==> flow/design.v <==
`timescale 1ns / 1ps
module key_debounce #(  
   parameter	DELAY_TIME = 250_000  
)(
		input wire	clk,		
		input wire  rstn,
		input wire	key_in,		
		output reg 	press_on			
);
reg		key_in_r0;		
reg		key_in_r1;		
reg 		key_in_nedge;		
reg	[$clog2(DELAY_TIME)-1:0]delay_cnt;		
reg		delay_flag;		 
always @(posedge clk or negedge rstn)
begin
    if(rstn == 1'b0) begin
        key_in_r0 <= 1'b0	;	
        key_in_r1 <= 1'b0	;	
    end
    else begin
       key_in_r0 <= key_in;
	   key_in_r1 <= key_in_r0;
    end
end
always @(posedge clk or negedge rstn)
begin
    if(rstn == 1'b0) begin
        key_in_nedge <= 1'b0;               
    end
    else begin
        key_in_nedge <= ~key_in_r0 & key_in_r1;
    end 
end
always @(posedge clk or negedge rstn)
begin
    if(rstn == 1'b0) begin
        delay_cnt  <= 'd0;	
    end
    else begin
        if((delay_flag == 1) && (delay_cnt == DELAY_TIME - 1))
				delay_cnt <= 0;
        else if ((delay_flag == 1) && (delay_cnt < DELAY_TIME - 1))
            delay_cnt <= delay_cnt + 1;
        else  
				delay_cnt <= 0;
    end
end
always @(posedge clk or negedge rstn)
begin
    if(rstn == 1'b0) begin
	 delay_flag <= 1'b0;		 
    end
    else begin
        if(key_in_nedge) begin	 
				delay_flag <= 1'b1;	 
        end
        else if (delay_cnt == DELAY_TIME - 1) begin
            delay_flag <= 1'b0;
        end
        else
            delay_flag <= delay_flag;
    end
end
always @(posedge clk or negedge rstn)
begin
    if(rstn == 1'b0) begin
        press_on <= 1'b0;
    end
    else begin
        if((delay_cnt == DELAY_TIME - 1) && (delay_flag == 1'b1)) begin		 
		    press_on <= 1'b1;
        end
        else begin
            press_on <= 1'b0;
        end
    end
end
endmodule
`timescale 1ns / 1ps
module Display(
    input	wire	clk,   
    input   wire  rstn,
    input	wire	[3:0]  sw_in,  
    input   wire  [2:0]  press_on,
    output	wire	[1:0]  reg_ab, 
    output  wire  [7:0]  led_time,
    output	wire 	[3:0]  seg_data_1, 
	 output	wire 	[3:0]  seg_data_2 
    );
localparam COUNT_1S = 12048;  
localparam Quarter_Time = 60; 	 
localparam Quarter_Time_rest = 10;	 
wire clk1h;
reg [13:0] counter ; 
reg [13:0] Qcounter ;
reg [6:0] scorer_A ; 
reg [6:0] scorer_B ; 
reg [6:0] Quarter_Time_Down ;	 
reg [2:0] Quarter_Time_rest_Down ;  
reg [4:0] AttackT_A ; 
reg [4:0] AttackT_B; 
reg [1:0] reg_ab_reg;
reg [7:0] led_time_reg ;
reg [3:0] seg_data_1_reg;
reg [3:0] seg_data_2_reg;
reg [1:0] DownCNT;	 
reg [6:0] countA_1;	 
reg [6:0] countA_2;	 
reg [6:0] countA_3;	 
reg [6:0] countB_1;	 
reg [6:0] countB_2;	 
reg [6:0] countB_3;	 
always @(posedge clk or negedge rstn)
begin
    if(rstn == 1'b0) begin	 
       led_time_reg <= 8'b0000_0000; 
       Qcounter <= 'd0; 
	    Quarter_Time_Down <= Quarter_Time;	
		 Quarter_Time_rest_Down <= Quarter_Time_rest;
	    DownCNT <= 'd0;
    end
    else begin
        if(Qcounter == COUNT_1S - 1) begin  
            Qcounter <= 'd0;
				if(Quarter_Time_Down == 0) begin        
						if(DownCNT == 2'd3) begin
						   DownCNT <= 2'd3;
							Quarter_Time_Down <=  0;
							Quarter_Time_rest_Down <= 0;
							led_time_reg <= {led_time_reg[5:0],1'b1,1'b1}; 
						end
						else begin
							if(Quarter_Time_rest_Down == 0)begin
								DownCNT <= DownCNT + 1'b1;
								Quarter_Time_Down <=  Quarter_Time;
								Quarter_Time_rest_Down <= Quarter_Time_rest;
								led_time_reg <= {led_time_reg[5:0],1'b1,1'b1}; 
							end
							else begin
								Quarter_Time_rest_Down <= Quarter_Time_rest_Down -1'b1;
							end
						end
				 end
				 else begin
					 Quarter_Time_Down <= Quarter_Time_Down - 1'b1;
				 end
        end
        else begin
           Qcounter <= Qcounter + 1; 
        end 
    end
end 
always @(posedge clk or negedge rstn)
begin
    if(rstn == 1'b0) begin
        scorer_A <= 'd0; 
        scorer_B <= 'd0; 
		  countA_1 <= 'd0;countA_2 <= 'd0;countA_3 <= 'd0;
		  countB_1 <= 'd0;countB_2 <= 'd0;countB_3 <= 'd0;
	 end
    else begin
        case(sw_in[3:1])
            3'b011:begin  
              case(press_on)  
                3'b001: begin
                    scorer_A <= scorer_A + 1;
						  countA_1 <= countA_1 + 1;
                end 
                3'b010: begin
                    scorer_A <= scorer_A + 2;
						  countA_2 <= countA_2 + 1;
                end 
                3'b100: begin
                    scorer_A <= scorer_A + 3;
						  countA_3 <= countA_3 + 1;
					 end
                default:begin
                    scorer_A <= scorer_A; 
                end
              endcase  
            end
            3'b111:begin  
               case(press_on)
                3'b001: begin
                    scorer_B <= scorer_B + 1;
						  countB_1 <= countB_1 + 1;
                end 
                3'b010: begin
                    scorer_B <= scorer_B + 2;
						  countB_2 <= countB_2 + 1;
                end 
                3'b100: begin
                    scorer_B <= scorer_B + 3;
						  countB_3 <= countB_3 + 1;
                end
                default:begin
                    scorer_B <= scorer_B; 
                end
              endcase     
            end			 
            default:begin
                scorer_A <= scorer_A; 
                scorer_B <= scorer_B; 
            end
        endcase
    end
end
always @(posedge clk or negedge rstn)
begin
    if(rstn == 1'b0) begin
        AttackT_A <= 5'd24;
        AttackT_B <= 5'd24;
        counter <=  'd0;
    end
    else begin
        case(sw_in[3:1])
		3'b000:begin    
              if(sw_in[0] == 1'b1) begin 
                    if(counter == COUNT_1S - 1) begin  
                            counter <= 'd0;
									 if(AttackT_A == 0) begin  
                                AttackT_A <= 0 ;
                            end
                            else begin
                               AttackT_A <= AttackT_A - 1'b1;
                            end
                    end
                    else begin
                       counter <= counter + 1;
                    end
             end
             else begin   
                counter <= counter;
             end   
		end
		3'b001:begin  
              if(sw_in[0] == 1'b1) begin  
                    if(counter == COUNT_1S - 1) begin  
                            counter <= 'd0;
                            if(AttackT_B == 0) begin 
                                AttackT_B <= 0 ;
                            end
                            else begin
                               AttackT_B <= AttackT_B - 1'b1;
                            end
                    end
                    else begin
                       counter <= counter + 1;
                    end
             end
             else begin   
                counter <= counter;
             end
		end
		3'b011:begin  
           counter <=  counter;
           AttackT_A <= AttackT_A;
		     AttackT_B <= AttackT_B;
		end
		3'b111:begin  
		     counter <=  counter;
           AttackT_A <= AttackT_A;
		     AttackT_B <= AttackT_B;
		end	
		default:begin
            counter <=  'd0;
            AttackT_A <= 5'd24;
		      AttackT_B <= 5'd24;
	    end
	   endcase
    end
end
always @(posedge clk or negedge rstn)
begin
    if(rstn == 1'b0) begin
		  seg_data_1_reg <= 4'd16; 
        seg_data_2_reg <= 4'd16;
		  reg_ab_reg <= 2'b11;
    end
    else begin
        case(sw_in[3:1])
		3'b000:begin    
            seg_data_2_reg <= AttackT_A%10; 
            seg_data_1_reg <= AttackT_A/10; 
			reg_ab_reg <= 2'b10;
		end
		3'b001:begin  
            seg_data_2_reg <= AttackT_B%10;
            seg_data_1_reg <= AttackT_B/10;
			reg_ab_reg <= 2'b01;
		end
		3'b011:begin  
            seg_data_2_reg <= scorer_A%10;
            seg_data_1_reg <= scorer_A/10;
			reg_ab_reg <= 2'b10;
		end
		3'b111:begin  
				seg_data_2_reg <= scorer_B%10;
				seg_data_1_reg <= scorer_B/10;
		   reg_ab_reg <= 2'b01;
		end			 
		3'b110:begin   
				if(Quarter_Time_Down == 0)begin
					seg_data_2_reg <= Quarter_Time_rest_Down%10;
					seg_data_1_reg <= Quarter_Time_rest_Down/10;end
				else begin
					seg_data_2_reg <= Quarter_Time_Down%10;
					seg_data_1_reg <= Quarter_Time_Down/10;end
		    reg_ab_reg <= 2'b00;
		end
		3'b100:begin   
            if(scorer_A > scorer_B) begin
					seg_data_2_reg <= 4'd10;   
					seg_data_1_reg <= scorer_A-scorer_B;   
					reg_ab_reg <= 2'b10;
			   end
				else if(scorer_A < scorer_B) begin
					seg_data_2_reg <= 4'd11;   
					seg_data_1_reg <= scorer_B-scorer_A;   
					reg_ab_reg <= 2'b01;
			   end 
				else begin	 
					seg_data_2_reg <= 4'd00;  
					seg_data_1_reg <= 4'd00;   
					reg_ab_reg <= 2'b00;
				end
		end
	   3'b010:begin
		case(press_on)	 
				3'b001:begin
					seg_data_2_reg <= countA_1%10;
					seg_data_1_reg <= countA_1/10;end
				3'b010:begin
					seg_data_2_reg <= countA_2%10;
					seg_data_1_reg <= countA_2/10;end
				3'b100:begin
					seg_data_2_reg <= countA_3%10;
					seg_data_1_reg <= countA_3/10;end
				endcase
		end
		3'b101:begin
				case(press_on)
				3'b001:begin
					seg_data_2_reg <= countB_1%10;
					seg_data_1_reg <= countB_1/10;end
				3'b010:begin
					seg_data_2_reg <= countB_2%10;
					seg_data_1_reg <= countB_2/10;end
				3'b100:begin
					seg_data_2_reg <= countB_3%10;
					seg_data_1_reg <= countB_3/10;end
				endcase
		end
		default:begin  
			seg_data_2_reg <= 4'd16;
			seg_data_1_reg <= 4'd16;
			reg_ab_reg <= 2'b11;
	    end
	endcase
    end
end    
assign reg_ab = reg_ab_reg;  
assign led_time = led_time_reg;
assign seg_data_1 = seg_data_1_reg;
assign seg_data_2 = seg_data_2_reg;
endmodule
`timescale 1ns / 1ps
module segment(
    input  [3:0] seg_data_1,
    input  [3:0] seg_data_2,
    output [8:0] seg_led_1,
    output [8:0] seg_led_2
);
function [8:0] seg;
    input [3:0] d;
    begin
        case (d)
            4'd0:  seg = 9'h3f;
            4'd1:  seg = 9'h06;
            4'd2:  seg = 9'h5b;
            4'd3:  seg = 9'h4f;
            4'd4:  seg = 9'h66;
            4'd5:  seg = 9'h6d;
            4'd6:  seg = 9'h7d;
            4'd7:  seg = 9'h07;
            4'd8:  seg = 9'h7f;
            4'd9:  seg = 9'h6f;
            4'd10: seg = 9'h77;  
            4'd11: seg = 9'h7c;  
            4'd12: seg = 9'h39;
            4'd13: seg = 9'h5e;
            4'd14: seg = 9'h79;
            default: seg = 9'h71;
        endcase
    end
endfunction
assign seg_led_1 = seg(seg_data_1);
assign seg_led_2 = seg(seg_data_2);
endmodule
`timescale 1ns / 1ps
module BallCompetition(
    input	wire clk,					 
    input   wire rstn,					 
    input	wire	[3:0]  sw_in,  	 
    input   wire  [2:0]  key_in,		 
    output	wire	[1:0]  reg_ab,  	 
    output  wire  [7:0]  led_time,	 
    output  [8:0]  seg_led_1,			 
	 output  [8:0]  seg_led_2			 
);
	localparam DelayTime = 250;   
   wire [2:0]	press_on;				 
	wire [3:0] seg_data_1;				 
	wire [3:0] seg_data_2;				 
    key_debounce	 
    #(.DELAY_TIME  (DelayTime))  
    key0
    (
		.clk(clk),		            
      .rstn(rstn),
      .key_in(key_in[0]),		
      .press_on(press_on[0])	       
    );
    key_debounce
    #(.DELAY_TIME  (DelayTime))  
    key1
    (
      .clk(clk),		           
      .rstn(rstn),
      .key_in(key_in[1]),		
      .press_on(press_on[1])	       
    );
    key_debounce
    #(.DELAY_TIME  (DelayTime))  
    key2
    (
      .clk(clk),		            
      .rstn(rstn),
      .key_in(key_in[2]),		
      .press_on(press_on[2])	      
    ); 
    Display u_Display(
      .clk(clk),  
      .rstn(rstn),
      .sw_in(sw_in),  
      .press_on(press_on),
      .reg_ab(reg_ab), 
      .led_time(led_time),
      .seg_data_1(seg_data_1),  
      .seg_data_2(seg_data_2)      
    );
    segment u_segment(
   .seg_data_1  (seg_data_1),	
	.seg_data_2  (seg_data_2),		
	.seg_led_1   (seg_led_1),		
	.seg_led_2	 (seg_led_2)
    );
endmodule
**Step by step through the tools: BallCompetition**

Tool output for the design above, in the order of the flow.
Lines are those of the file above, counted from 1.
Operators: Yosys type, input widths -> output width; for muxes data width and select width s.
Cell names lack the library's common part.
Not given: --

- Top module: BallCompetition
- Clock: clk
- Library: sky130hd
- Library corner: tt_025C_1v80

**Word level**

Source: Yosys, flattened and elaborated, memories not mapped. Widths are those after wreduce. Registers that Yosys merges into a memory's read port (data or address) are not register bits. Print and check cells do not count. Equal cells are merged and count once.
Memory sizes are those after Yosys's memory passes, which may raise the word count (mostly to a power of two), join words into wider ones and drop unused or constant bits.

- Bits in registers: 163
- Bits in latches: 0
- Memory bits (writable): 0
- Bits in read-only memories: 224
- Word width x clocked read ports: 0
- Memory cells: 2
- Input port bits: 9
- Output and inout bits: 28
- Elaborated cells: 217

- Add/sub/neg operators: 24
- Multiply operators: 0
- Divide/modulo/power cells: 24
- $lt $le $gt $ge: 5
- Equality and inequality tests: 24
- Shifts and indexed selects: 0
- Mux-type cells: 53
- Bitwise operators: 9
- Reductions and logical operators: 39

Memories:

| name | depth | width | read ports | wr ports | line | source |
|---|---|---|---|---|---|---|
| (name not given) | 16 | 7 | 1 | 0 | 378 | `case (d)` |
| (name not given) | 16 | 7 | 1 | 0 | 378 |  |

Operators by type and width:

| operator | count |
|---|---|
| $div 7x4->32 const B | 9 |
| $mod 7x4->32 const B | 9 |
| $div 5x4->32 const B | 2 |
| $mod 5x4->32 const B | 2 |
| $div 3x4->32 const B | 1 |
| $mod 3x4->32 const B | 1 |
| $pmux 4 s8 | 2 |
| $mux 8 | 8 |
| $add 7x1->7 const B | 8 |
| $pmux 4 s3 | 4 |
| $pmux 7 s3 | 2 |
| $mux 14 | 3 |
| $mux 5 | 6 |
| $add 14x1->14 const B | 2 |
| $eq 14x14->1 const B | 2 |
| $add 7x2->7 const B | 4 |
| $pmux 14 s2 | 1 |
| $add 8x1->8 const B | 3 |
| $lt 8x8->1 const B | 3 |
| $eq 8x8->1 const B | 3 |
| $mux 4 | 6 |
| $reduce_and 2->1 | 11 |
| $mux 7 | 3 |
| $pmux 5 s2 | 2 |
| $eq 3x3->1 const B | 5 |
| $reduce_and 3->1 | 4 |
| $sub 5x1->5 const B | 2 |
| $logic_not 5->1 | 2 |

Not listed: further kinds 28, cells in them 68.

**Depth**

Depth = most cells in a row (Yosys ltp): at word level without a register or memory, in the mapped netlist without a sequential cell, where the memories' decode and read muxes count.

- Depth after elaboration: 5
- ABC_AREA: 0
- Depth in mapped cells: 30

**Synthesis result**

Yosys stat after the flow's synthesis: flattened, memories mapped to cells. It holds for the ABC_AREA given above (unset counts as 0); a run with the other value may have another netlist.

Cells by type:

| type | count | area in all (um^2) |
|---|---|---|
| dfrtp_1 | 148 | 3.7E+03 |
| ha_1 | 59 | 738.208 |
| nor2_1 | 127 | 476.707 |
| nand2_1 | 115 | 431.664 |
| xnor2_1 | 49 | 429.162 |
| o21ai_0 | 80 | 400.384 |
| a21oi_1 | 72 | 360.346 |
| dfstp_2 | 11 | 289.027 |
| xor2_1 | 30 | 262.752 |
| inv_1 | 59 | 221.462 |
| nor3_1 | 43 | 215.206 |
| nand3_1 | 42 | 210.202 |
| mux2_2 | 16 | 180.173 |
| nand4_1 | 27 | 168.912 |
| and3_1 | 26 | 162.656 |
| nor2b_1 | 17 | 106.352 |
| a221oi_1 | 12 | 105.101 |
| a31oi_1 | 16 | 100.096 |

Not listed: further types 76, cells in them 317.

- Mapped cells: 1266
- Mapped area: 11013.1 um^2
- Flip-flops: 159

By module: a second synthesis without flattening, with its own total; a netlist apart from the flattened one above.

- Cell total of the unflattened synthesis: 1261
- Area total of the unflattened synthesis: 11165.7 um^2

Rows give one instance, submodules left out.

By module:

| module | times used | cells | area (um^2) | sequential area (um^2) |
|---|---|---|---|---|
| Display | 1 | 1031 | 8877.3 | 3016.6 |
| key_debounce (DELAY_TIME=250) | 3 | 53 | 584.3 | 325.3 |
| segment | 1 | 71 | 535.5 | 0.0 |
| BallCompetition | 1 | 0 | 0.0 | 0.0 |

**Path before layout**

Path of least setup slack by OpenSTA after synthesis, without wires, with an ideal clock, recovery checks aside; 20% of the period is set as input and as output delay. Where synthesis merged equal registers, the netlist keeps one of their names.

- Path type: in2reg
- Start point: in sw_in[3]
- End point: reg u_Display.seg_data_1_reg[0]
- Period: 10000 ps
- External input delay: 2000 ps
- Setup time: 82 ps
- Arrival time: 6707 ps
- Data required time: 9918 ps
- Slack: 3211 ps
- Delay of the path: 4789 ps
- Stages on the path: 30
- Path buffers: 5
- Synthesis period reached: 6789 ps

"delay of the path" = arrival - input delay + setup time.
"stages on the path": output pins that drive a net of the path, with the launching flip-flop's if there is one; two outputs of one cell count as two.
"synthesis period reached" is the clock period less the worst setup slack; recovery checks do not enter. This is arithmetic on one report: input and output delays are still those of the set period (20% each).
Between the ends stands the longest chain of elaborated cells between them, by number of cells; it is not shown to be the way that was timed. Of several equally long chains one is given.
Each line given opens the expression or statement behind the cell; cells for indexed reads and writes are added by Yosys, which also makes memories of some case tables.
At most two assigning lines are given for a register; there are more.

- Path through: buf_2 buf_2 buf_2 buf_2 buf_1 a21oi_1 a21oi_1 o21ai_0 o2111ai_1 a221o_1 inv_1 ha_1 inv_1 a21oi_1 o31ai_1 nor4_4 a211o_1 and2_1 nor2_1 nor2_1 nor2_1 nor2_1 a21oi_1 ha_1 nand2_1 or3_1 a211o_1 a31oi_1 mux2_2 a31oi_1
- Cells in the longest elaborated chain: 3
- Elaborated cells between the ends (all ways): 13
- Those cells by class: eq/ne (9); mux (1); reduce/logical (3)

RTL lines, path post-synthesis:

| item | line | source |
|---|---|---|
| start: declaration | 405 | `input wire [3:0] sw_in,` |
| $eq 3x3->1 | 282 | `case(sw_in[3:1])` |
| $ne 4x1->1 | -- |  |
| $reduce_and 3->1 | -- |  |
| end: assignment | 285 | `seg_data_1_reg <= AttackT_A/10;` |
| end: assignment | 290 | `seg_data_1_reg <= AttackT_B/10;` |
| end: declaration | 105 | `reg [3:0] seg_data_1_reg;` |

**Worst path after layout**

From the final timing report of stored run 1: the path of least setup slack in the routed layout; clock arrival at registers is part of the times.
The report prints the path's times to 10 ps; the period is as set.

- Path type: in2reg
- Start point: in sw_in[1]
- End point: reg u_Display.seg_data_1_reg[0]
- Period: 13100 ps
- External input delay: 2620 ps
- Setup time: 80 ps
- Arrival time: 9160 ps
- Data required time: 13480 ps
- Slack: 4320 ps
- Stages on the path: 28
- Path buffers: 4

Between the ends stands the longest chain of elaborated cells between them, by number of cells; it is not shown to be the way that was timed. Of several equally long chains one is given.
At most two assigning lines are given for a register; there are more.

- Path through: clkdlybuf4s50_1 buf_2 buf_2 buf_2 or3b_2 o221ai_1 a31oi_1 o2111ai_1 nand2_1 ha_1 inv_1 a21oi_1 o31ai_1 nor4_4 a211o_1 and2_1 nor2_1 nor2_1 nor2_1 nor2_1 a21oi_1 ha_1 nand2_1 or3_1 a211o_1 a31oi_1 mux2_2 a31oi_1
- Cells in the longest elaborated chain: 3
- Elaborated cells between the ends (all ways): 13
- Those cells by class: eq/ne (9); mux (1); reduce/logical (3)

RTL lines, path post-layout:

| item | line | source |
|---|---|---|
| start: declaration | 405 | `input wire [3:0] sw_in,` |
| $eq 3x3->1 | 282 | `case(sw_in[3:1])` |
| $ne 4x1->1 | -- |  |
| $reduce_and 3->1 | -- |  |
| end: assignment | 285 | `seg_data_1_reg <= AttackT_A/10;` |
| end: assignment | 290 | `seg_data_1_reg <= AttackT_B/10;` |
| end: declaration | 105 | `reg [3:0] seg_data_1_reg;` |

Lab notebook: BallCompetition

Top module BallCompetition; platform sky130hd; tools Yosys and OpenROAD; 3 stored runs in no particular order. Input and output delays are each 20% of the period that was set; the output load is 0.01 pF.

### Stored run 1

==> flow/run.sh <==
#!/bin/bash
# the make line also repeats the synthesis and layout settings of config.mk as NAME=value (left out here)
make -C /OpenROAD-flow-scripts/flow DESIGN_CONFIG=/design/flow/config.mk WORK_HOME=/design/flow/orfs CLKGATE_MAP_FILE= finish
==> flow/config.mk <==
export PLATFORM = sky130hd
export DESIGN_NAME = BallCompetition
export DESIGN_NICKNAME = BallCompetition
export VERILOG_FILES = /design/flow/design.v
export SDC_FILE = /design/flow/constraint.sdc
export NUM_CORES = 4
export LEC_CHECK = 0
export ABC_AREA = 0
export CAP_MARGIN = 20
export CELL_PAD_IN_SITES_DETAIL_PLACEMENT = 2
export CELL_PAD_IN_SITES_GLOBAL_PLACEMENT = 1
export CORE_ASPECT_RATIO = 1.08
export CORE_MARGIN = 3
export CORE_UTILIZATION = 28
export CTS_CLUSTER_DIAMETER = 86
export CTS_CLUSTER_SIZE = 15
export GPL_TIMING_DRIVEN = 0
export MAX_ROUTING_LAYER = met5
export MIN_ROUTING_LAYER = met1
export PLACE_DENSITY_LB_ADDON = 0.01
export SETUP_SLACK_MARGIN = 0.34
export SLEW_MARGIN = 30
export TNS_END_PERCENT = 30
==> flow/constraint.sdc <==
create_clock -name core_clock -period 13.1 [get_ports {clk}]
set_input_delay 2.6200 -clock core_clock [delete_from_list [all_inputs] [get_ports {clk}]]
set_output_delay 2.6200 -clock core_clock [all_outputs]
set_load 0.01 [all_outputs]

Results of stored run 1:
- Worst setup slack after layout: 4317 ps
- Total die area: 41749.7 um^2
- Cell area after synthesis: 11013.1 um^2
- Summed negative setup slack: 0 ps
- Standard-cell area of the final layout: 12608.3 um^2

### Stored run 2

==> flow/run.sh <==
#!/bin/bash
# the make line also repeats the synthesis and layout settings of config.mk as NAME=value (left out here)
make -C /OpenROAD-flow-scripts/flow DESIGN_CONFIG=/design/flow/config.mk WORK_HOME=/design/flow/orfs CLKGATE_MAP_FILE= finish
==> flow/config.mk <==
export PLATFORM = sky130hd
export DESIGN_NAME = BallCompetition
export DESIGN_NICKNAME = BallCompetition
export VERILOG_FILES = /design/flow/design.v
export SDC_FILE = /design/flow/constraint.sdc
export NUM_CORES = 4
export LEC_CHECK = 0
export ABC_AREA = 1
export CAP_MARGIN = 25
export CELL_PAD_IN_SITES_DETAIL_PLACEMENT = 1
export CELL_PAD_IN_SITES_GLOBAL_PLACEMENT = 3
export CORE_MARGIN = 6
export CORE_UTILIZATION = 24
export GPL_TIMING_DRIVEN = 0
export MAX_ROUTING_LAYER = met4
export MIN_ROUTING_LAYER = met2
export SLEW_MARGIN = 20
==> flow/constraint.sdc <==
create_clock -name core_clock -period 7.16 [get_ports {clk}]
set_input_delay 1.4320 -clock core_clock [delete_from_list [all_inputs] [get_ports {clk}]]
set_output_delay 1.4320 -clock core_clock [all_outputs]
set_load 0.01 [all_outputs]

Results of stored run 2:
- Worst setup slack after layout: 573 ps
- Total die area: 51993.1 um^2
- Cell area after synthesis: 11199.5 um^2
- Summed negative setup slack: 0 ps
- Standard-cell area of the final layout: 12866.1 um^2

### Stored run 3

==> flow/run.sh <==
#!/bin/bash
# the make line also repeats the synthesis and layout settings of config.mk as NAME=value (left out here)
make -C /OpenROAD-flow-scripts/flow DESIGN_CONFIG=/design/flow/config.mk WORK_HOME=/design/flow/orfs CLKGATE_MAP_FILE= finish
==> flow/config.mk <==
export PLATFORM = sky130hd
export DESIGN_NAME = BallCompetition
export DESIGN_NICKNAME = BallCompetition
export VERILOG_FILES = /design/flow/design.v
export SDC_FILE = /design/flow/constraint.sdc
export NUM_CORES = 4
export LEC_CHECK = 0
export ABC_AREA = 1
export CAP_MARGIN = 25
export CELL_PAD_IN_SITES_DETAIL_PLACEMENT = 1
export CELL_PAD_IN_SITES_GLOBAL_PLACEMENT = 3
export CORE_MARGIN = 6
export CORE_UTILIZATION = 24
export MAX_ROUTING_LAYER = met4
export SLEW_MARGIN = 20
==> flow/constraint.sdc <==
create_clock -name core_clock -period 10.0 [get_ports {clk}]
set_input_delay 2.0000 -clock core_clock [delete_from_list [all_inputs] [get_ports {clk}]]
set_output_delay 2.0000 -clock core_clock [all_outputs]
set_load 0.01 [all_outputs]

Results of stored run 3:
- Worst setup slack after layout: 2975 ps
- Total die area: 51993.1 um^2
- Cell area after synthesis: 11199.5 um^2
- Summed negative setup slack: 0 ps
- Standard-cell area of the final layout: 12670.9 um^2
